==> flow/design.v <==
package code_defs_pkg;
    typedef enum logic [1:0]
        { SYNC_DATA = 2'b10
        , SYNC_CTL = 2'b01
        } sync_t;
    typedef enum logic [7:0]
        { BT_IDLE = 8'h1e
        , BT_O4   = 8'h2d
        , BT_S4   = 8'h33
        , BT_O0S4 = 8'h66
        , BT_O0O4 = 8'h55
        , BT_S0   = 8'h78
        , BT_O0   = 8'h4b
        , BT_T0   = 8'h87
        , BT_T1   = 8'h99
        , BT_T2   = 8'haa
        , BT_T3   = 8'hb4
        , BT_T4   = 8'hcc
        , BT_T5   = 8'hd2
        , BT_T6   = 8'he1
        , BT_T7   = 8'hff
        } block_type_t;
    typedef enum logic [6:0]
        { CC_IDLE = 7'b00
        , CC_LPI = 7'h06
        , CC_ERROR = 7'h1e
        , CC_RES0 = 7'h2d
        , CC_RES1 = 7'h33
        , CC_RES2 = 7'h4b
        , CC_RES3 = 7'h55
        , CC_RES4 = 7'h66
        , CC_RES5 = 7'h78
        } control_code_t;
    typedef enum logic [3:0]
        { OC_SEQ = 4'h0
        , OC_SIG = 4'hf
        } o_code_t;
    typedef enum logic [7:0]
        { RS_IDLE = 8'h07
        , RS_LPI = 8'h06
        , RS_START = 8'hfb
        , RS_TERM = 8'hfd
        , RS_ERROR = 8'hfe
        , RS_OSEQ = 8'h9c
        , RS_RES0 = 8'h1c
        , RS_RES1 = 8'h3c
        , RS_RES2 = 8'h7c
        , RS_RES3 = 8'hbc
        , RS_RES4 = 8'hdc
        , RS_RES5 = 8'hf7
        , RS_OSIG = 8'h5c
        } rs_code_t;
    typedef enum logic [7:0]
        { MAC_PRE = 8'h55
        , MAC_SFD = 8'hd5
        } mac_code_t;
    function automatic logic [7:0] control_to_rs_code(logic [6:0] icode);
        case (icode)
            CC_IDLE:    control_to_rs_code = RS_IDLE;
            CC_LPI:     control_to_rs_code = RS_LPI;
            CC_ERROR:   control_to_rs_code = RS_ERROR;
            CC_RES0:    control_to_rs_code = RS_RES0;
            CC_RES1:    control_to_rs_code = RS_RES1;
            CC_RES2:    control_to_rs_code = RS_RES2;
            CC_RES3:    control_to_rs_code = RS_RES3;
            CC_RES4:    control_to_rs_code = RS_RES4;
            CC_RES5:    control_to_rs_code = RS_RES5;
            default: begin
                control_to_rs_code = RS_IDLE;
            end
        endcase
    endfunction
    function automatic logic [3:0] rs_to_cc_ocode (input logic [7:0] rs_code);
        rs_to_cc_ocode = rs_code == RS_OSEQ ? OC_SEQ : OC_SIG;
    endfunction
    function automatic logic [7:0] cc_to_rs_ocode (input logic [3:0] cc_ocode);
        cc_to_rs_ocode = cc_ocode == OC_SEQ ? RS_OSEQ : RS_OSIG;
    endfunction
endpackage
`timescale 1ns/1ps
`default_nettype none
module slicing_crc #(
    parameter int SLICE_LENGTH = 4,
    parameter bit [31:0] INITIAL_CRC = 32'hFFFFFFFF,
    parameter bit INVERT_OUTPUT = 1,
    parameter bit REGISTER_OUTPUT = 1
) (
    input wire i_clk,
    input wire i_reset,
    input wire [8*SLICE_LENGTH-1:0] i_data,
    input wire [SLICE_LENGTH-1:0] i_valid,
    output wire [31:0] o_crc
);
    logic [31:0] crc_reg;
    logic [31:0] crc_next;
    function automatic logic [31:0] crc_byte(input logic [31:0] crc, input logic [7:0] data);
        logic [31:0] c;
        c = crc ^ {24'd0, data};
        for (int b = 0; b < 8; b++) begin
            c = c[0] ? ((c >> 1) ^ 32'hEDB88320) : (c >> 1);
        end
        crc_byte = c;
    endfunction
    always_comb begin
        crc_next = crc_reg;
        for (int n = 0; n < SLICE_LENGTH; n++) begin
            if (i_valid[n]) begin
                crc_next = crc_byte(crc_next, i_data[8*n +: 8]);
            end
        end
    end
    always_ff @(posedge i_clk)
    if (i_reset) begin
        crc_reg <= INITIAL_CRC;
    end else begin
        crc_reg <= crc_next;
    end
    generate if (REGISTER_OUTPUT) begin: l_reg_out
        assign o_crc = INVERT_OUTPUT ? ~crc_reg : crc_reg;
    end else begin: l_comb_out
        assign o_crc = INVERT_OUTPUT ? ~crc_next : crc_next;
    end endgenerate
endmodule
`timescale 1ns/1ps
`default_nettype none
module scrambler #(
    parameter bit DESCRAMBLE = 0,
    localparam int DATA_WIDTH = 32
) (
    input wire i_clk,
    input wire i_reset,
    input wire i_init_done,
    input wire i_pause,
    input wire [DATA_WIDTH-1:0] i_data,
    output wire [DATA_WIDTH-1:0] o_data
);
    /*verilator lint_off UNUSED*/
    logic[127:0] scrambler_data;
    /*verilator lint_on UNUSED*/
    logic [127:0] next_scrambler_data;
    logic [95:0] next_scrambler_data_split;
    always_ff @(posedge i_clk) begin
        if (i_reset || !i_init_done) begin
            scrambler_data <= '1;
        end
        else if (!i_pause) begin
            scrambler_data <= next_scrambler_data;
        end
    end
    assign next_scrambler_data_split = {scrambler_data[DATA_WIDTH +: 128 - DATA_WIDTH]};
    assign next_scrambler_data = DESCRAMBLE ? {i_data, next_scrambler_data_split} :
                                                {o_data, next_scrambler_data_split};
    generate
        for (genvar gi = 0; gi < DATA_WIDTH; gi++) begin: l_assign_odata
            assign o_data[gi] = next_scrambler_data_split[(64-DATA_WIDTH) + 6+gi] ^ next_scrambler_data_split[(64-DATA_WIDTH) + 25+gi] ^ i_data[gi];
        end
    endgenerate
endmodule
`timescale 1ns/1ps
`default_nettype none
module rx_gearbox #(
    parameter bit REGISTER_OUTPUT = 1,
    localparam int DATA_WIDTH = 32,
    localparam int HEADER_WIDTH = 2,
    localparam int SEQUENCE_WIDTH = 6
) (
    input wire i_clk,
    input wire i_reset,
    input wire [DATA_WIDTH-1:0] i_data,
    input wire i_slip,
    output logic [DATA_WIDTH-1:0] o_data,
    output logic [HEADER_WIDTH-1:0] o_header,
    output logic o_data_valid,
    output logic o_header_valid
);
    localparam int BUF_SIZE = 2*DATA_WIDTH + HEADER_WIDTH + 1;  
    logic [SEQUENCE_WIDTH-1:0] gearbox_seq;
    logic half_slip;
    always_ff @(posedge i_clk)
    if (i_reset) begin
        gearbox_seq <= '0;
        half_slip <= '0;
    end else begin
        if (!i_slip) begin
            gearbox_seq <= gearbox_seq < 32 ? gearbox_seq + 1 : '0;
        end
        if (i_slip) begin
            half_slip <= ~half_slip;
        end
    end
    logic [BUF_SIZE-1:0] obuf, next_obuf;
    wire frame_word;
    logic [6:0] current_data_idx;
    function automatic logic [6:0] data_idxs(input logic [SEQUENCE_WIDTH-1:0] seq);
        case (seq)
            0: data_idxs = 0;
            1: data_idxs = 32;
            2: data_idxs = 64;
            3: data_idxs = 30;
            4: data_idxs = 62;
            5: data_idxs = 28;
            6: data_idxs = 60;
            7: data_idxs = 26;
            8: data_idxs = 58;
            9: data_idxs = 24;
            10: data_idxs = 56;
            11: data_idxs = 22;
            12: data_idxs = 54;
            13: data_idxs = 20;
            14: data_idxs = 52;
            15: data_idxs = 18;
            16: data_idxs = 50;
            17: data_idxs = 16;
            18: data_idxs = 48;
            19: data_idxs = 14;
            20: data_idxs = 46;
            21: data_idxs = 12;
            22: data_idxs = 44;
            23: data_idxs = 10;
            24: data_idxs = 42;
            25: data_idxs = 8;
            26: data_idxs = 40;
            27: data_idxs = 6;
            28: data_idxs = 38;
            29: data_idxs = 4;
            30: data_idxs = 36;
            31: data_idxs = 2;
            32: data_idxs = 34;
            default: data_idxs = 0;
        endcase
    endfunction
    assign frame_word = (half_slip) ? !gearbox_seq[0] && gearbox_seq != SEQUENCE_WIDTH'(32) : 
                                        !gearbox_seq[0];
    assign current_data_idx = data_idxs(gearbox_seq);
    generate for (genvar gi = 0; gi < BUF_SIZE; gi++) begin: l_assign_obuf
        always @(*) begin
            next_obuf[gi] = obuf[gi];
            if (gi == BUF_SIZE - 1) begin
                next_obuf[gi] = next_obuf[0];  
            end else begin
                if (frame_word) begin
                    if (gearbox_seq != 0 && gi >= current_data_idx) begin
                        next_obuf[gi] = i_data[gi - current_data_idx];
                    end else if (gi < DATA_WIDTH - gearbox_seq) begin
                        next_obuf[gi] = i_data[gi + gearbox_seq];
                    end
                end else begin
                    if (gi >= current_data_idx && gi < current_data_idx + 32) begin
                        next_obuf[gi] = i_data[gi - current_data_idx];
                    end
                end
            end
        end
    end endgenerate
    always_ff @(posedge i_clk)
    if (i_reset) begin
        obuf <= '0;
    end else begin
        obuf <= next_obuf;
    end
    wire [DATA_WIDTH-1:0] odata_int;
    wire [HEADER_WIDTH-1:0] oheader_int;
    wire odata_valid_int;
    wire oheader_valid_int;
    assign odata_valid_int = half_slip ? gearbox_seq != 31 : gearbox_seq != 0;
    assign oheader_int = half_slip ? next_obuf[2:1] : next_obuf[1:0];
    assign oheader_valid_int = !frame_word && odata_valid_int;
    assign odata_int = half_slip ? (!frame_word ? next_obuf[34:3] : next_obuf[66:35]) :
                               (!frame_word ? next_obuf[33:2] : next_obuf[65:34]);
    generate if (REGISTER_OUTPUT) begin: l_register_output
        always_ff @(posedge i_clk)
        if (i_reset) begin
            o_data_valid <= '0;
            o_header <= '0;
            o_header_valid <= '0;
            o_data <= '0;
        end else begin
            o_data_valid <= odata_valid_int;
            o_header <= (oheader_valid_int) ? oheader_int : o_header;
            o_header_valid <= oheader_valid_int;
            o_data <= (odata_valid_int) ? odata_int : o_data;
        end
    end else begin: l_comb_output
        assign o_data_valid = odata_valid_int;
        assign o_header = oheader_int;
        assign o_header_valid = oheader_valid_int;
        assign o_data = odata_int;
    end endgenerate
endmodule
`timescale 1ns/1ps
`default_nettype none
module lock_state(
    input wire i_clk,
    input wire i_reset,
    input wire [1:0] i_header,
    input wire i_valid,
    output wire o_slip
);
    typedef enum logic[3:0] { LOCK_INIT, RESET_CNT, TEST_SH,
        VALID_SH, INVALID_SH, GOOD_64, SLIP} lock_state_t;
    lock_state_t state, next_state;
    /*verilator lint_off UNUSED*/
    logic rx_block_lock, test_sh, slip_done;
    /*verilator lint_on UNUSED*/
    logic [15:0] sh_cnt, sh_invalid_cnt;
    wire sh_valid;
    assign sh_valid = (i_header[1] ^ i_header[0]);
    assign o_slip = (state == SLIP);
    always_ff @(posedge i_clk) begin
        if (i_reset) begin
            state <= LOCK_INIT;
        end else begin
            state <= next_state;
        end
    end
    always_comb begin
        case (state)
            LOCK_INIT: begin
                next_state = RESET_CNT;
            end
            RESET_CNT: begin
                next_state = TEST_SH;
            end
            TEST_SH: begin
                if (!i_valid) begin
                    next_state = TEST_SH;
                end if (sh_valid) begin
                    next_state = VALID_SH;
                end else begin
                    next_state = INVALID_SH;
                end
            end
            VALID_SH: begin
                if (!i_valid) begin
                    next_state = VALID_SH;
                end if (sh_cnt == 64 && sh_invalid_cnt == 0) begin
                    next_state = GOOD_64;
                end else if (sh_cnt == 64 && sh_invalid_cnt != 0) begin
                    next_state = RESET_CNT;
                end else if (sh_cnt < 64 && !sh_valid) begin
                    next_state = INVALID_SH;
                end else begin
                    next_state = VALID_SH;
                end
            end
            INVALID_SH: begin
                if (!i_valid) begin
                    next_state = INVALID_SH;
                end if (sh_cnt == 64 && sh_invalid_cnt < 16) begin
                    next_state = RESET_CNT;
                end else if (sh_invalid_cnt == 16) begin
                    next_state = SLIP;
                end else if (sh_cnt < 64 && !sh_valid) begin
                    next_state = INVALID_SH;
                end else begin
                    next_state = VALID_SH;
                end
            end
            GOOD_64: begin
                next_state = RESET_CNT;
            end
            SLIP: begin
                next_state = RESET_CNT;
            end
            default: begin
                next_state = LOCK_INIT;
            end
            endcase
    end
    always_ff @(posedge i_clk) begin
        if (i_reset) begin
            rx_block_lock <= 1'b0;
            test_sh <= 1'b0;
            sh_cnt <= 0;
            sh_invalid_cnt <= 0;
            slip_done <= 1'b0;
        end else begin
            case (state)
                LOCK_INIT: begin
                    rx_block_lock <= 1'b0;
                    test_sh <= 1'b0;
                end
                RESET_CNT: begin
                    sh_cnt <= 0;
                    sh_invalid_cnt <= 0;
                    slip_done <= 1'b0;
                end
                TEST_SH: begin
                    test_sh <= 1'b0;
                end
                VALID_SH: begin
                    sh_cnt <= (i_valid) ? sh_cnt + 1 : sh_cnt;
                end
                INVALID_SH: begin
                    sh_cnt <= (i_valid) ? sh_cnt + 1 : sh_cnt;
                    sh_invalid_cnt <= (i_valid) ? sh_invalid_cnt + 1 : sh_invalid_cnt;
                end
                GOOD_64: begin
                    rx_block_lock <= 1'b0;
                end
                SLIP: begin
                    rx_block_lock <= 1'b0;
                end
                default: begin
                    rx_block_lock <= 1'b0;
                    test_sh <= 1'b0;
                    sh_cnt <= 0;
                    sh_invalid_cnt <= 0;
                    slip_done <= 1'b0;
                end
            endcase
        end
    end
endmodule
`timescale 1ns/1ps
`default_nettype none
import code_defs_pkg::*;
module decoder #(
    localparam int DATA_WIDTH = 32,
    localparam int DATA_NBYTES = DATA_WIDTH / 8
) (
    input wire i_reset,
    input wire i_rxc,
    input wire [DATA_WIDTH-1:0] i_rxd,
    input wire [1:0] i_rx_header,
    input wire i_rx_data_valid,
    input wire i_rx_header_valid,
    output wire [DATA_WIDTH-1:0] o_rxd,
    output wire [DATA_NBYTES-1:0] o_rxctl
);
    typedef struct packed {
        logic [63:0] odata;
        logic [7:0] octl;
        logic frame_valid;
    } xgmii_data_ctl_t;
    logic [DATA_WIDTH-1:0] delayed_i_rxd;
    wire [63:0] internal_irxd;
    xgmii_data_ctl_t decoded_frame;
    wire output_decode_frame;
    /*verilator lint_off UNUSED*/
    logic [63:0] internal_orxd;
    logic [7:0] internal_orxctl;
    wire frame_valid;
    /*verilator lint_on UNUSED*/
    always_ff @(posedge i_rxc) begin
        if (i_reset) begin
            delayed_i_rxd <= '0;
            internal_orxd <= '0;
            internal_orxctl <= '0;
        end else begin
            if (i_rx_data_valid) begin
                delayed_i_rxd <= i_rxd;
                if (output_decode_frame) begin  
                    internal_orxd <= decoded_frame.odata;
                    internal_orxctl <= decoded_frame.octl;
                end
            end
        end
    end
    assign internal_irxd = {i_rxd, delayed_i_rxd};
    assign output_decode_frame = !i_rx_header_valid  && i_rx_data_valid;  
    assign frame_valid = decoded_frame.frame_valid;
    assign o_rxd = !output_decode_frame ? internal_orxd[32 +: 32] : decoded_frame.odata[0 +: 32];
    assign o_rxctl = !output_decode_frame ? internal_orxctl[4 +: 4] : decoded_frame.octl[0 +: 4];
    function automatic logic [7:0] local_control_to_rs_code(input logic [6:0] icode);
        case (icode)
            CC_IDLE:    local_control_to_rs_code = RS_IDLE;
            CC_LPI:     local_control_to_rs_code = RS_LPI;
            CC_ERROR:   local_control_to_rs_code = RS_ERROR;
            CC_RES0:    local_control_to_rs_code = RS_RES0;
            CC_RES1:    local_control_to_rs_code = RS_RES1;
            CC_RES2:    local_control_to_rs_code = RS_RES2;
            CC_RES3:    local_control_to_rs_code = RS_RES3;
            CC_RES4:    local_control_to_rs_code = RS_RES4;
            CC_RES5:    local_control_to_rs_code = RS_RES5;
            default: begin
                local_control_to_rs_code = RS_IDLE;
            end
        endcase
    endfunction
    function automatic logic [7:0] local_cc_to_rs_ocode(input logic [3:0] cc_ocode);
        local_cc_to_rs_ocode = cc_ocode == OC_SEQ ? RS_OSEQ : RS_OSIG;
    endfunction
    function automatic logic [63:0] control_code_to_rs_lane(input logic [63:0] idata, input bit [7:0] lanes);
        control_code_to_rs_lane = {8{RS_ERROR}};
        for (int i = 0; i < 8; i++) begin
            if (lanes[7-i] == 1) begin
                control_code_to_rs_lane[8*i +: 8] = local_control_to_rs_code(idata[8 + (7*i) +: 7]);
            end
        end
    endfunction
    function automatic logic [72:0] decode_frame(input logic [63:0] idata, input logic [1:0] iheader);
        logic [63:0] odata;
        logic [7:0] octl;
        logic frame_valid;
        odata = '0;
        octl = '0;
        frame_valid = 1;
        if (iheader == SYNC_DATA) begin
            odata = idata;
            octl = '0;
        end else begin
            case (idata[7:0])
                BT_IDLE: begin
                    odata = control_code_to_rs_lane(idata, 8'hFF);
                    octl = '1;
                end
                BT_O4: begin
                    odata = control_code_to_rs_lane(idata, 8'hF0);
                    odata[63:40] = idata[63:40];
                    odata[39:32] = local_cc_to_rs_ocode(idata[39:36]);
                    octl = 8'h1F;
                end
                BT_S4: begin
                    odata = control_code_to_rs_lane(idata, 8'hF0);
                    odata[63:40] = idata[63:40];
                    odata[39:32] = RS_START;
                    octl = 8'h1F;
                end
                BT_O0S4: begin
                    odata[63:40] = idata[63:40];
                    odata[39:32] = RS_START;
                    odata[31: 8] = idata[31: 8];
                    odata[ 7: 0] = local_cc_to_rs_ocode(idata[35:32]);
                    octl = 8'h11;
                end
                BT_O0O4: begin
                    odata[63:40] = idata[63:40];
                    odata[39:32] = local_cc_to_rs_ocode(idata[35:32]);
                    odata[31: 8] = idata[31: 8];
                    odata[ 7: 0] = local_cc_to_rs_ocode(idata[39:36]);
                    octl = 8'h11;
                end
                BT_S0: begin
                    odata[63: 8] = idata[63: 8];
                    odata[ 7: 0] = RS_START;
                    octl = 8'h01;
                end
                BT_O0: begin
                    odata = control_code_to_rs_lane(idata, 8'h0F);
                    odata[31: 8] = idata[31: 8];
                    odata[ 7: 0] = local_cc_to_rs_ocode(idata[35:32]);
                    octl = 8'hF1;
                end
                BT_T0: begin
                    odata = control_code_to_rs_lane(idata, 8'h7F);
                    odata[ 7: 0] = RS_TERM;
                    octl = 8'hFF;
                end
                BT_T1: begin
                    odata = control_code_to_rs_lane(idata, 8'h3F);
                    odata[ 7: 0] = idata[15: 8];
                    odata[15: 8] = RS_TERM;
                    octl = 8'hFE;
                end
                BT_T2: begin
                    odata = control_code_to_rs_lane(idata, 8'h1F);
                    odata[15: 0] = idata[23: 8];
                    odata[23:16] = RS_TERM;
                    octl = 8'hFC;
                end
                BT_T3: begin
                    odata = control_code_to_rs_lane(idata, 8'h0F);
                    odata[23: 0] = idata[31: 8];
                    odata[31:24] = RS_TERM;
                    octl = 8'hF8;
                end
                BT_T4: begin
                    odata = control_code_to_rs_lane(idata, 8'h07);
                    odata[31: 0] = idata[39: 8];
                    odata[39:32] = RS_TERM;
                    octl = 8'hF0;
                end
                BT_T5: begin
                    odata = control_code_to_rs_lane(idata, 8'h03);
                    odata[39: 0] = idata[47: 8];
                    odata[47:40] = RS_TERM;
                    octl = 8'hE0;
                end
                BT_T6: begin
                    odata = control_code_to_rs_lane(idata, 8'h01);
                    odata[47: 0] = idata[55: 8];
                    odata[55:48] = RS_TERM;
                    octl = 8'hC0;
                end
                BT_T7: begin
                    odata[55: 0] = idata[63: 8];
                    odata[63:56] = RS_TERM;
                    octl = 8'h80;
                end
                default: begin
                    octl = 8'hFF;
                    odata[63:0] = {8{RS_ERROR}};
                    frame_valid = 0;
                end
            endcase
        end
        decode_frame = {odata, octl, frame_valid};
    endfunction
    assign decoded_frame = decode_frame(internal_irxd, i_rx_header);
endmodule
`timescale 1ns/1ps
`default_nettype none
import code_defs_pkg::*;
module rx_mac #(
    localparam int DATA_WIDTH = 32,
    localparam int DATA_NBYTES = DATA_WIDTH / 8
) (
    input wire i_reset,
    input wire i_clk,
    input wire [DATA_WIDTH-1:0] i_xgmii_rxd,
    input wire [DATA_NBYTES-1:0] i_xgmii_rxc,
    input wire i_phy_rx_valid,
    input wire [DATA_NBYTES-1:0] i_term_loc,
    output logic [DATA_WIDTH-1:0] m00_axis_tdata,
    output logic [DATA_NBYTES-1:0] m00_axis_tkeep,
    output logic m00_axis_tvalid,
    output logic m00_axis_tlast,
    output logic m00_axis_tuser
);
    typedef enum logic[1:0] {IDLE, PREAMBLE, DATA, TERM} rx_state_t;
    rx_state_t rx_state, rx_next_state;
    wire sfd_found;
    logic [DATA_NBYTES-1:0] start_keep;
    logic sfd_found_del;
    wire start_valid;
    wire term_found;
    wire [DATA_NBYTES-1:0] term_keep;
    wire ctl_found;
    wire data_invalid;
    wire  rx_crc_reset;
    logic [DATA_WIDTH-1:0] rx_crc_input_del;
    logic [31:0] rx_calc_crc;
    logic [31:0] rx_captured_crc;
    logic [DATA_NBYTES-1:0] crc_input_valid;
    logic [DATA_NBYTES-1:0] rx_crc_input_valid_del;
    always_ff @(posedge i_clk)
    if (i_reset) begin
        rx_state <= IDLE;
    end else begin
        rx_state <= rx_next_state;
    end
    always @(*) begin
        m00_axis_tdata = i_xgmii_rxd;
        case (rx_state)
            IDLE: begin
                rx_next_state = (sfd_found) ? DATA : IDLE;
                m00_axis_tvalid = '0;
                m00_axis_tlast = '0;
                m00_axis_tkeep = '0;
                m00_axis_tuser = '0;
            end
            DATA: begin
                if (i_phy_rx_valid && (term_found || ctl_found || data_invalid)) begin
                    rx_next_state = IDLE;
                end else begin
                    rx_next_state = DATA;
                end
                m00_axis_tvalid = i_phy_rx_valid && !data_invalid && (!sfd_found_del || (sfd_found_del && start_valid));
                m00_axis_tlast = rx_next_state == IDLE;
                m00_axis_tkeep = sfd_found_del ? start_keep :
                                    term_found ? term_keep  :
                                                '1;
                m00_axis_tuser = term_found && (rx_calc_crc == rx_captured_crc);
            end
            default: begin
                rx_next_state = IDLE;
                m00_axis_tvalid = '0;
                m00_axis_tlast = '0;
                m00_axis_tkeep = '0;
                m00_axis_tuser = '0;
            end
        endcase
    end
    assign ctl_found = |i_xgmii_rxc;
    assign data_invalid = (i_xgmii_rxc[3] && i_xgmii_rxd[31:24] == RS_ERROR) ||
                            (i_xgmii_rxc[2] && i_xgmii_rxd[23:16] == RS_ERROR) ||
                            (i_xgmii_rxc[1] && i_xgmii_rxd[15: 8] == RS_ERROR) ||
                            (i_xgmii_rxc[0] && i_xgmii_rxd[ 7: 0] == RS_ERROR);
    assign sfd_found = i_phy_rx_valid && (i_xgmii_rxd == {{3{8'h55}}, RS_START}) && (i_xgmii_rxc == 4'b1);
    always_ff @(posedge i_clk)  
    if (i_reset) begin
        sfd_found_del <= '0;
    end else begin
        sfd_found_del <= (i_phy_rx_valid) ? sfd_found : sfd_found_del;
    end
    assign term_found = |i_term_loc;
    assign start_keep = 4'b0000;
    assign start_valid = 1'b0;  
    generate for (genvar gi = 0; gi < DATA_NBYTES; gi++) begin: l_term_keep
        assign term_keep[gi] = (1 << gi) < i_term_loc ? 1'b1 : 1'b0;
    end endgenerate
    always_ff @(posedge i_clk)
    if (i_reset) begin
        rx_crc_input_del <= '0;
        rx_crc_input_valid_del <= '0;
    end else begin
        rx_crc_input_del <= i_phy_rx_valid ? m00_axis_tdata : rx_crc_input_del;
        rx_crc_input_valid_del <= i_phy_rx_valid ? m00_axis_tkeep : rx_crc_input_valid_del;
    end
    always @(*) begin
        if (!i_phy_rx_valid) begin
            crc_input_valid = {DATA_NBYTES{1'b0}};
        end else if (!term_found) begin
            crc_input_valid = rx_crc_input_valid_del;
        end else begin
            case (i_term_loc)
                1: crc_input_valid = 4'b0000;
                2: crc_input_valid = 4'b0001;
                4: crc_input_valid = 4'b0011;
                8: crc_input_valid = 4'b0111;
                default: crc_input_valid = 4'b1111;
            endcase
        end
        case (i_term_loc)
            1: rx_captured_crc = rx_crc_input_del;
            2: rx_captured_crc = {i_xgmii_rxd[0+:8], rx_crc_input_del[8+:24]};
            4: rx_captured_crc = {i_xgmii_rxd[0+:16], rx_crc_input_del[16+:16]};
            8: rx_captured_crc = {i_xgmii_rxd[0+:24], rx_crc_input_del[24+:8]};
            default: rx_captured_crc = i_xgmii_rxd;
        endcase
    end
    assign rx_crc_reset = rx_state == IDLE;
    slicing_crc #(
        .SLICE_LENGTH(DATA_NBYTES),
        .INITIAL_CRC(32'hFFFFFFFF),
        .INVERT_OUTPUT(1),
        .REGISTER_OUTPUT(0)
    ) u_rx_crc (
        .i_clk(i_clk),
        .i_reset(rx_crc_reset),
        .i_data(rx_crc_input_del),
        .i_valid(crc_input_valid),
        .o_crc(rx_calc_crc)
    );
endmodule
`timescale 1ns/1ps
`default_nettype none
import code_defs_pkg::*;
module eth_rx (
    input wire i_clk,
    input wire i_reset,
    input wire [31:0] i_xver_rx_data,
    output logic [31:0] m00_axis_tdata,
    output logic [3:0] m00_axis_tkeep,
    output logic m00_axis_tvalid,
    output logic m00_axis_tlast,
    output logic m00_axis_tuser
);
    wire [31:0] rx_gearbox_data_out, rx_descrambled_data;
    wire [1:0] rx_header;
    wire rx_data_valid, rx_header_valid;
    wire rx_gearbox_slip;
    wire [31:0] rx_decoded_data;
    wire [3:0] rx_decoded_ctl;
    rx_gearbox #(.REGISTER_OUTPUT(1))
    u_rx_gearbox (
        .i_clk(i_clk),
        .i_reset(i_reset),
        .i_data(i_xver_rx_data),
        .i_slip(rx_gearbox_slip),
        .o_data(rx_gearbox_data_out),
        .o_header(rx_header),
        .o_data_valid(rx_data_valid),
        .o_header_valid(rx_header_valid)
    );
    lock_state u_lock_state(
        .i_clk(i_clk),
        .i_reset(i_reset),
        .i_header(rx_header),
        .i_valid(rx_header_valid),
        .o_slip(rx_gearbox_slip)
    );
    scrambler #(
        .DESCRAMBLE(1)
    ) u_descrambler(
        .i_clk(i_clk),
        .i_reset(i_reset),
        .i_init_done(!i_reset),
        .i_pause(!rx_data_valid),
        .i_data(rx_gearbox_data_out),
        .o_data(rx_descrambled_data)
    );
    decoder u_decoder(
        .i_reset(i_reset),
        .i_rxc(i_clk),
        .i_rxd(rx_descrambled_data),
        .i_rx_header(rx_header),
        .i_rx_data_valid(rx_data_valid),
        .i_rx_header_valid(rx_header_valid),
        .o_rxd(rx_decoded_data),
        .o_rxctl(rx_decoded_ctl)
    );
    wire [3:0] early_term_loc;
    generate for (genvar gi = 0; gi < 4; gi++) begin: l_early_term_loc
        assign early_term_loc[gi] = rx_data_valid && rx_decoded_data[gi*8 +: 8] == RS_TERM && rx_decoded_ctl[gi];
    end endgenerate
    logic [31:0] xgmii_rx_data;
    logic [3:0] xgmii_rx_ctl;
    logic phy_rx_valid;
    logic [3:0] term_loc;
    always_ff @(posedge i_clk)
    if (i_reset) begin
        xgmii_rx_data <= '0;
        xgmii_rx_ctl <= '0;
        phy_rx_valid <= '0;
        term_loc <= '0;
    end else begin
        xgmii_rx_data <= rx_decoded_data;
        xgmii_rx_ctl <= rx_decoded_ctl;
        phy_rx_valid <= rx_data_valid;
        term_loc <= early_term_loc;
    end
    wire [31:0] rx_tdata;
    wire [3:0] rx_tkeep;
    wire rx_tvalid;
    wire rx_tlast;
    wire rx_tuser;
    rx_mac u_rx (
        .i_reset(i_reset),
        .i_clk(i_clk),
        .i_xgmii_rxd(xgmii_rx_data),
        .i_xgmii_rxc(xgmii_rx_ctl),
        .i_phy_rx_valid(phy_rx_valid),
        .i_term_loc(term_loc),
        .m00_axis_tdata(rx_tdata),
        .m00_axis_tkeep(rx_tkeep),
        .m00_axis_tvalid(rx_tvalid),
        .m00_axis_tlast(rx_tlast),
        .m00_axis_tuser(rx_tuser)
    );
    always_ff @(posedge i_clk)
    if (i_reset) begin
        m00_axis_tdata <= '0;
        m00_axis_tkeep <= '0;
        m00_axis_tvalid <= '0;
        m00_axis_tlast <= '0;
        m00_axis_tuser <= '0;
    end else begin
        m00_axis_tdata <= rx_tdata;
        m00_axis_tkeep <= rx_tkeep;
        m00_axis_tvalid <= rx_tvalid;
        m00_axis_tlast <= rx_tlast;
        m00_axis_tuser <= rx_tuser;
    end
endmodule
Ticket comment

Step by step through the tools: eth_rx

Module eth_rx before and after one edit of its RTL, step after step.
"unedited" refers to lines of the RTL above, "edited" to lines of the edited file.
"change": "edited" minus "unedited" as printed here.
Cell names lack the library's common part.
The mark n/a stands for no value.

Design top: eth_rx
Clock input: i_clk
Cell library: sky130hd
Corner: tt_025C_1v80

Diff

Unified diff, file above to edited file.
The edited RTL no longer does the same as the RTL above: the edit was made by script, with no optimisation intended.

```diff
@@ -772,4 +772,5 @@
         .o_slip(rx_gearbox_slip)
     );
+    wire [31:0] rx_descrambled_data_0, rx_descrambled_data_1;
     scrambler #(
         .DESCRAMBLE(1)
@@ -780,6 +781,10 @@
         .i_pause(!rx_data_valid),
         .i_data(rx_gearbox_data_out),
-        .o_data(rx_descrambled_data)
+        .o_data(rx_descrambled_data_0)
     );
+    scrambler #( .DESCRAMBLE(1) ) u_descrambler_2 (.i_clk(i_clk), .i_reset(i_reset),
+        .i_init_done(!i_reset), .i_pause(!rx_data_valid), .i_data(~rx_gearbox_data_out),
+        .o_data(rx_descrambled_data_1));
+    assign rx_descrambled_data = rx_descrambled_data_0 ^ rx_descrambled_data_1;
     decoder u_decoder(
         .i_reset(i_reset),
```

Elaborated design

Counts by Yosys on the flattened word-level netlist (proc, flatten, opt, wreduce; memories kept). Print and check cells are left out.
Yosys's memory passes give these memory sizes; they may raise the number of words (mostly to a power of two), join words into wider ones and drop unused or constant bits.

Word-level totals:

| what                            | unedited | edited | change |
| ROM bits                        | 384      | 384    | 0 |
| output and inout bits           | 39       | 39     | 0 |
| word width x clocked read ports | 6        | 6      | 0 |
| input port bits                 | 34       | 34     | 0 |
| register bits                   | 528      | 656    | +128 |
| memory cells                    | 1        | 1      | 0 |

Memories:

| what                                    | unedited   | edited |
| words x width with read and write ports | 64x6 r1 w0 | 64x6 r1 w0 |

Cells by class:

| what                             | unedited | edited | change |
| eq/ne operators                  | 108      | 108    | 0 |
| reductions and logical operators | 206      | 206    | 0 |
| shift-type cells                 | 132      | 132    | 0 |
| bitwise logic cells              | 106      | 172    | +66 |
| mux-type cells                   | 358      | 358    | 0 |
| order comparisons                | 205      | 205    | 0 |
| add/subtract/negate cells        | 136      | 136    | 0 |

Operators with widths:

| operator   | unedited | edited | change |
| 1-bit XOR  | 65       | 129    | +64 |
| 32-bit NOT | 1        | 2      | +1 |
| 32-bit XOR | 0        | 1      | +1 |

Unchanged operator kinds not shown: 102.

Logic depth

Depth = most cells in a row (Yosys ltp): at word level without a register or memory, in the mapped netlist without a sequential cell, where the memories' decode and read muxes count.

Depth:

| what                         | unedited | edited | change |
| word-level depth             | 75       | 75     | 0 |
| ABC_AREA                     | 0        | 0      | n/a |
| mapped depth                 | 22       | 22     | 0 |
| mapped depth without buffers | 17       | 17     | 0 |

Netlist

The flow's flattened synthesis, as Yosys stat reports it; memories are mapped. The netlist is that of the ABC_AREA named above (0 if unset); the other value can give another one.

Synthesis totals:

| what                             | unedited | edited  | change |
| cells in the netlist             | 4754     | 4863    | +109 |
| mapped flip-flops                | 431      | 489     | +58 |
| cell area after synthesis (um^2) | 36816.6  | 38204.1 | +1387.5 |
| buffer cells                     | 346      | 342     | -4 |

Cells by type:

| cell type | unedited | edited | change |
| mux2i_1   | 248      | 182    | -66 |
| nor2b_1   | 70       | 129    | +59 |
| dfxtp_1   | 431      | 489    | +58 |
| o21ai_0   | 244      | 301    | +57 |
| nor2_1    | 601      | 556    | -45 |
| nand2b_1  | 42       | 86     | +44 |
| xnor2_1   | 277      | 320    | +43 |
| a211o_1   | 22       | 58     | +36 |
| xor2_1    | 124      | 93     | -31 |
| nand2_1   | 533      | 563    | +30 |
| nor3_1    | 152      | 127    | -25 |
| o211ai_1  | 22       | 46     | +24 |
| nand3b_1  | 16       | 37     | +21 |
| a21oi_1   | 344      | 325    | -19 |
| a211oi_1  | 81       | 99     | +18 |
| o221ai_1  | 28       | 10     | -18 |
| o31ai_1   | 35       | 20     | -15 |
| mux4_2    | 58       | 46     | -12 |

Unchanged cell types not shown: 8.
Not every row of either side is listed.
The figures by module come from a second, unflattened synthesis with its own total; it is not the netlist above.

Unflattened totals:

| what                                | unedited | edited  | change |
| cells (unflattened synthesis)       | 4638     | 4954    | +316 |
| area (unflattened synthesis) (um^2) | 38662.1  | 41696.2 | +3034.1 |

Each row is one instance without its submodules.

By module, unedited:

| module                          | cells | instances | seq. area (um^2) | area (um^2) |
| rx_gearbox #(REGISTER_OUTPUT=1) | 1887  | 1         | 2302.2           | 14597.8 |
| decoder                         | 916   | 1         | 1361.3           | 6718.9 |
| slicing_crc                     | 683   | 1         | 640.6            | 6608.8 |
| rx_mac                          | 479   | 1         | 780.7            | 3814.9 |
| scrambler #(DESCRAMBLE=1)       | 252   | 1         | 1161.1           | 2630.0 |
| eth_rx                          | 183   | 1         | 1601.5           | 2254.7 |
| lock_state                      | 238   | 1         | 780.7            | 2037.0 |

By module, edited:

| module                          | cells | instances | seq. area (um^2) | area (um^2) |
| rx_gearbox #(REGISTER_OUTPUT=1) | 1887  | 1         | 2302.2           | 14597.8 |
| decoder                         | 916   | 1         | 1361.3           | 6718.9 |
| slicing_crc                     | 683   | 1         | 640.6            | 6608.8 |
| scrambler #(DESCRAMBLE=1)       | 252   | 2         | 1161.1           | 2630.0 |
| rx_mac                          | 479   | 1         | 780.7            | 3814.9 |
| eth_rx                          | 247   | 1         | 1601.5           | 2658.8 |
| lock_state                      | 238   | 1         | 780.7            | 2037.0 |

Path before layout

Path of least setup slack by OpenSTA after synthesis, without wires, with an ideal clock, recovery checks aside; 20% of the period is set as input and as output delay. Where synthesis merged equal registers, the netlist keeps one of their names.

Path post-synthesis:

| what                                | unedited                          | edited                  | change |
| kind                                | reg2reg                           | reg2reg                 | n/a |
| from                                | register u_rx.rx_crc_input_del[2] | register term_loc[3]    | n/a |
| to                                  | register m00_axis_tuser           | register m00_axis_tuser | n/a |
| path buffers                        | 2                                 | 3                       | +1 |
| period (ps)                         | 6500                              | 6500                    | 0 |
| stages                              | 20                                | 21                      | +1 |
| time at the first pin (ps)          | 0                                 | 0                       | 0 |
| slack (ps)                          | 1081                              | 734                     | -347 |
| delay of the path (ps)              | 5419                              | 5766                    | +347 |
| data arrival time (ps)              | 5316                              | 5663                    | +347 |
| period reached after synthesis (ps) | 5419                              | 5766                    | +347 |

"delay of the path" = arrival - input delay + setup time.
"stages" counts driving pins, that of a launching flip-flop among them; a cell with two outputs on the path counts twice.
"period reached after synthesis" is the clock period less the worst setup slack; recovery checks do not enter. This is arithmetic on one report: input and output delays are still those of the set period (20% each).
Between the ends stands the longest chain of elaborated cells between them, by number of cells; it is not shown to be the way that was timed. Of several equally long chains one is given.
Each line given opens the expression or statement behind the cell; cells for indexed reads and writes are added by Yosys, which also makes memories of some case tables.

On the way, post-synthesis, unedited:
Cell sequence: dfxtp_1 > xnor3_1 > a211o_1 > a211oi_4 > xnor3_1 > xor2_1 > a21bo_2 > and3_1 > buf_2 > xnor2_4 > xnor3_1 > mux2i_1 > or2_1 > buf_4 > xnor3_1 > xnor3_1 > xor2_1 > nor4_1 > nand4_1 > a2111oi_2
Cells in the longest elaborated chain: 56

RTL lines, path post-synthesis, unedited:

| what                                   | RTL line | RTL |
| start: declaration                     | 632      | `logic [DATA_WIDTH-1:0] rx_crc_input_del;` |
| start: assignment                      | 695      | `rx_crc_input_del <= '0;` |
| start: assignment                      | 698      | `rx_crc_input_del <= i_phy_rx_valid ? m00_axis_tdata : rx_crc_input_del;` |
| 32-bit by 8-bit XOR with 32-bit output | 98       | `c = crc ^ {24'd0, data};` |
| 32-bit two-way mux x3                  | 100      | `c = c[0] ? ((c >> 1) ^ 32'hEDB88320) : (c >> 1);` |
| 13-bit NOT with 14-bit output          | n/a      |  |
| 32-bit two-way mux                     | 100      |  |
| 13-bit NOT with 14-bit output          | n/a      |  |
| 32-bit two-way mux x2                  | 100      |  |
| 13-bit NOT with 14-bit output          | n/a      |  |
| [34 not listed]                        | n/a      |  |
| 32-bit two-way mux x3                  | 100      |  |
| 13-bit NOT with 14-bit output          | n/a      |  |
| 32-bit two-way mux x4                  | 100      |  |
| 32-bit two-way mux                     | 107      | `if (i_valid[n]) begin` |
| 32-bit NOT                             | 121      | `assign o_crc = INVERT_OUTPUT ? ~crc_next : crc_next;` |
| 32-bit == test                         | 664      | `m00_axis_tuser = term_found && (rx_calc_crc == rx_captured_crc);` |
| 1-bit logical AND                      | 664      |  |
| end: assignment                        | 838      | `m00_axis_tuser <= '0;` |
| end: assignment                        | 844      | `m00_axis_tuser <= rx_tuser;` |
| end: declaration                       | 748      | `output logic m00_axis_tuser` |

On the way, post-synthesis, edited:
Cell sequence: dfxtp_1 > buf_6 > or3_4 > buf_6 > o21a_4 > buf_6 > mux2i_4 > xnor2_2 > xnor3_1 > and3_4 > o31ai_4 > xor2_4 > xor3_1 > mux2i_2 > xnor2_2 > xnor2_1 > xor3_1 > xor2_1 > nor4_2 > nand4_1 > a2111oi_2
Cells in the longest elaborated chain: 50

RTL lines, path post-synthesis, edited:

| what                                   | RTL line | RTL |
| start: declaration                     | 806      | `logic [3:0] term_loc;` |
| start: assignment                      | 812      | `term_loc <= '0;` |
| start: assignment                      | 817      | `term_loc <= early_term_loc;` |
| 4-bit == test                          | 707      | `case (i_term_loc)` |
| 4-bit case mux with 4-bit select       | 707      |  |
| 4-bit two-way mux                      | 704      | `end else if (!term_found) begin` |
| 4-bit two-way mux                      | 702      | `if (!i_phy_rx_valid) begin` |
| 32-bit two-way mux                     | 107      | `if (i_valid[n]) begin` |
| 32-bit by 8-bit XOR with 32-bit output | 98       | `c = crc ^ {24'd0, data};` |
| 13-bit NOT with 14-bit output          | n/a      |  |
| [35 not listed]                        | n/a      |  |
| 32-bit two-way mux                     | 100      | `c = c[0] ? ((c >> 1) ^ 32'hEDB88320) : (c >> 1);` |
| 13-bit NOT with 14-bit output          | n/a      |  |
| 32-bit two-way mux x2                  | 100      |  |
| 32-bit two-way mux                     | 107      |  |
| 32-bit NOT                             | 121      | `assign o_crc = INVERT_OUTPUT ? ~crc_next : crc_next;` |
| 32-bit == test                         | 664      | `m00_axis_tuser = term_found && (rx_calc_crc == rx_captured_crc);` |
| 1-bit logical AND                      | 664      |  |
| end: assignment                        | 843      | `m00_axis_tuser <= '0;` |
| end: assignment                        | 849      | `m00_axis_tuser <= rx_tuser;` |
| end: declaration                       | 748      | `output logic m00_axis_tuser` |

Timing after layout

Path of least setup slack in the final report of the runs of set A (OpenROAD, finished layout, wires in). Where an end is a register, its clock arrival counts in the times.
The path's times are printed in steps of 10 ps; the period is the one set.

Path post-layout:

| what                       | unedited                | edited                  | change |
| kind                       | reg2reg                 | reg2reg                 | n/a |
| from                       | register term_loc[0]    | register term_loc[0]    | n/a |
| to                         | register m00_axis_tuser | register m00_axis_tuser | n/a |
| slack (ps)                 | 280                     | 280                     | 0 |
| period (ps)                | 6290                    | 6290                    | 0 |
| data arrival time (ps)     | 6540                    | 6580                    | +40 |
| stages                     | 18                      | 18                      | 0 |
| path buffers               | 0                       | 0                       | 0 |
| time at the first pin (ps) | 630                     | 660                     | +30 |

Between the ends stands the longest chain of elaborated cells between them, by number of cells; it is not shown to be the way that was timed. Of several equally long chains one is given.

On the way, post-layout, unedited:
Cell sequence: dfxtp_1 > nand2b_1 > a21oi_4 > mux2i_4 > xnor2_4 > xnor3_1 > xor3_1 > mux2i_2 > nor3_1 > o41ai_1 > nand3_1 > nor3_1 > nor2_1 > xor3_1 > a22oi_1 > o22ai_1 > a2111o_1 > a2111oi_2
Cells in the longest elaborated chain: 50

RTL lines, path post-layout, unedited:

| what                                   | RTL line | RTL |
| start: declaration                     | 801      | `logic [3:0] term_loc;` |
| start: assignment                      | 807      | `term_loc <= '0;` |
| start: assignment                      | 812      | `term_loc <= early_term_loc;` |
| 4-bit == test                          | 707      | `case (i_term_loc)` |
| 4-bit case mux with 4-bit select       | 707      |  |
| 4-bit two-way mux                      | 704      | `end else if (!term_found) begin` |
| 4-bit two-way mux                      | 702      | `if (!i_phy_rx_valid) begin` |
| 32-bit two-way mux                     | 107      | `if (i_valid[n]) begin` |
| 32-bit by 8-bit XOR with 32-bit output | 98       | `c = crc ^ {24'd0, data};` |
| 13-bit NOT with 14-bit output          | n/a      |  |
| [35 not listed]                        | n/a      |  |
| 32-bit two-way mux                     | 100      | `c = c[0] ? ((c >> 1) ^ 32'hEDB88320) : (c >> 1);` |
| 13-bit NOT with 14-bit output          | n/a      |  |
| 32-bit two-way mux x2                  | 100      |  |
| 32-bit two-way mux                     | 107      |  |
| 32-bit NOT                             | 121      | `assign o_crc = INVERT_OUTPUT ? ~crc_next : crc_next;` |
| 32-bit == test                         | 664      | `m00_axis_tuser = term_found && (rx_calc_crc == rx_captured_crc);` |
| 1-bit logical AND                      | 664      |  |
| end: assignment                        | 838      | `m00_axis_tuser <= '0;` |
| end: assignment                        | 844      | `m00_axis_tuser <= rx_tuser;` |
| end: declaration                       | 748      | `output logic m00_axis_tuser` |

On the way, post-layout, edited:
Cell sequence: dfxtp_1 > nor2b_2 > o21a_4 > mux2_4 > xnor2_4 > xnor2_1 > xnor3_1 > o21a_1 > xnor3_1 > xnor2_1 > o21a_1 > xnor2_1 > xnor3_2 > xor3_1 > nand2_1 > nor4_2 > nand4_1 > a2111oi_2
Cells in the longest elaborated chain: 50

RTL lines, path post-layout, edited:

| what                                   | RTL line | RTL |
| start: declaration                     | 806      | `logic [3:0] term_loc;` |
| start: assignment                      | 812      | `term_loc <= '0;` |
| start: assignment                      | 817      | `term_loc <= early_term_loc;` |
| 4-bit == test                          | 707      | `case (i_term_loc)` |
| 4-bit case mux with 4-bit select       | 707      |  |
| 4-bit two-way mux                      | 704      | `end else if (!term_found) begin` |
| 4-bit two-way mux                      | 702      | `if (!i_phy_rx_valid) begin` |
| 32-bit two-way mux                     | 107      | `if (i_valid[n]) begin` |
| 32-bit by 8-bit XOR with 32-bit output | 98       | `c = crc ^ {24'd0, data};` |
| 13-bit NOT with 14-bit output          | n/a      |  |
| [35 not listed]                        | n/a      |  |
| 32-bit two-way mux                     | 100      | `c = c[0] ? ((c >> 1) ^ 32'hEDB88320) : (c >> 1);` |
| 13-bit NOT with 14-bit output          | n/a      |  |
| 32-bit two-way mux x2                  | 100      |  |
| 32-bit two-way mux                     | 107      |  |
| 32-bit NOT                             | 121      | `assign o_crc = INVERT_OUTPUT ? ~crc_next : crc_next;` |
| 32-bit == test                         | 664      | `m00_axis_tuser = term_found && (rx_calc_crc == rx_captured_crc);` |
| 1-bit logical AND                      | 664      |  |
| end: assignment                        | 843      | `m00_axis_tuser <= '0;` |
| end: assignment                        | 849      | `m00_axis_tuser <= rx_tuser;` |
| end: declaration                       | 748      | `output logic m00_axis_tuser` |

Measured runs

Runs of the flow (Yosys, OpenROAD) on both versions; the two runs of a pair have the same settings. The constraints put input and output delay at 20% of the set period each and load the outputs with 0.01 pF.

Flow settings, set A:
period_ns: 6.29
CAP_MARGIN: 20
CORE_MARGIN: 2
CORE_UTILIZATION: 40
SLEW_MARGIN: 20

Results, set A:

| what                                      | unedited | edited  | change |
| standard-cell area after layout (um^2)    | 41088.2  | 42489.5 | +1401.3 |
| final design utilization (%)              | 45.0     | 44.8    | -0.2 |
| total negative slack (ps)                 | 0        | 0       | 0 |
| achieved period (ps)                      | 6008     | 6013    | +5 |
| worst hold slack in the final report (ps) | 446      | 450     | +4 |
| smallest setup slack (ps)                 | 282      | 277     | -5 |
| area of the die (um^2)                    | 94485.5  | 97997.2 | +3511.7 |
| chip area in the Yosys report (um^2)      | 36816.6  | 38204.1 | +1387.5 |
| total power after layout (µW)             | 10388    | 11730   | +1342 |

Flow settings, set B:
CELL_PAD_IN_SITES_DETAIL_PLACEMENT: 0
CORE_UTILIZATION: 37
CTS_CLUSTER_DIAMETER: 31
CTS_CLUSTER_SIZE: 13
HOLD_SLACK_MARGIN: 0.04
PLACE_DENSITY_LB_ADDON: 0.06
SETUP_SLACK_MARGIN: -0.25
period_ns: 3.87
CAP_MARGIN: 20
CORE_MARGIN: 2
SLEW_MARGIN: 20

Results, set B:

| what                                      | unedited | edited   | change |
| standard-cell area after layout (um^2)    | 51623.3  | 52969.6  | +1346.3 |
| final design utilization (%)              | 52.4     | 51.9     | -0.5 |
| total negative slack (ps)                 | -28810   | -28498   | +312 |
| achieved period (ps)                      | 5415     | 5214     | -201 |
| worst hold slack in the final report (ps) | 451      | 416      | -35 |
| smallest setup slack (ps)                 | -1545    | -1344    | +201 |
| area of the die (um^2)                    | 102042.0 | 105840.0 | +3798.0 |
| chip area in the Yosys report (um^2)      | 36816.6  | 38204.1  | +1387.5 |
| total power after layout (µW)             | 22625    | 27196    | +4571 |

"achieved period" = clock period - worst setup slack. The figure is calculated, with input and output delays left at 20% of the set period.
"total power after layout" is the tool's figure for a default switching activity; nothing was simulated.
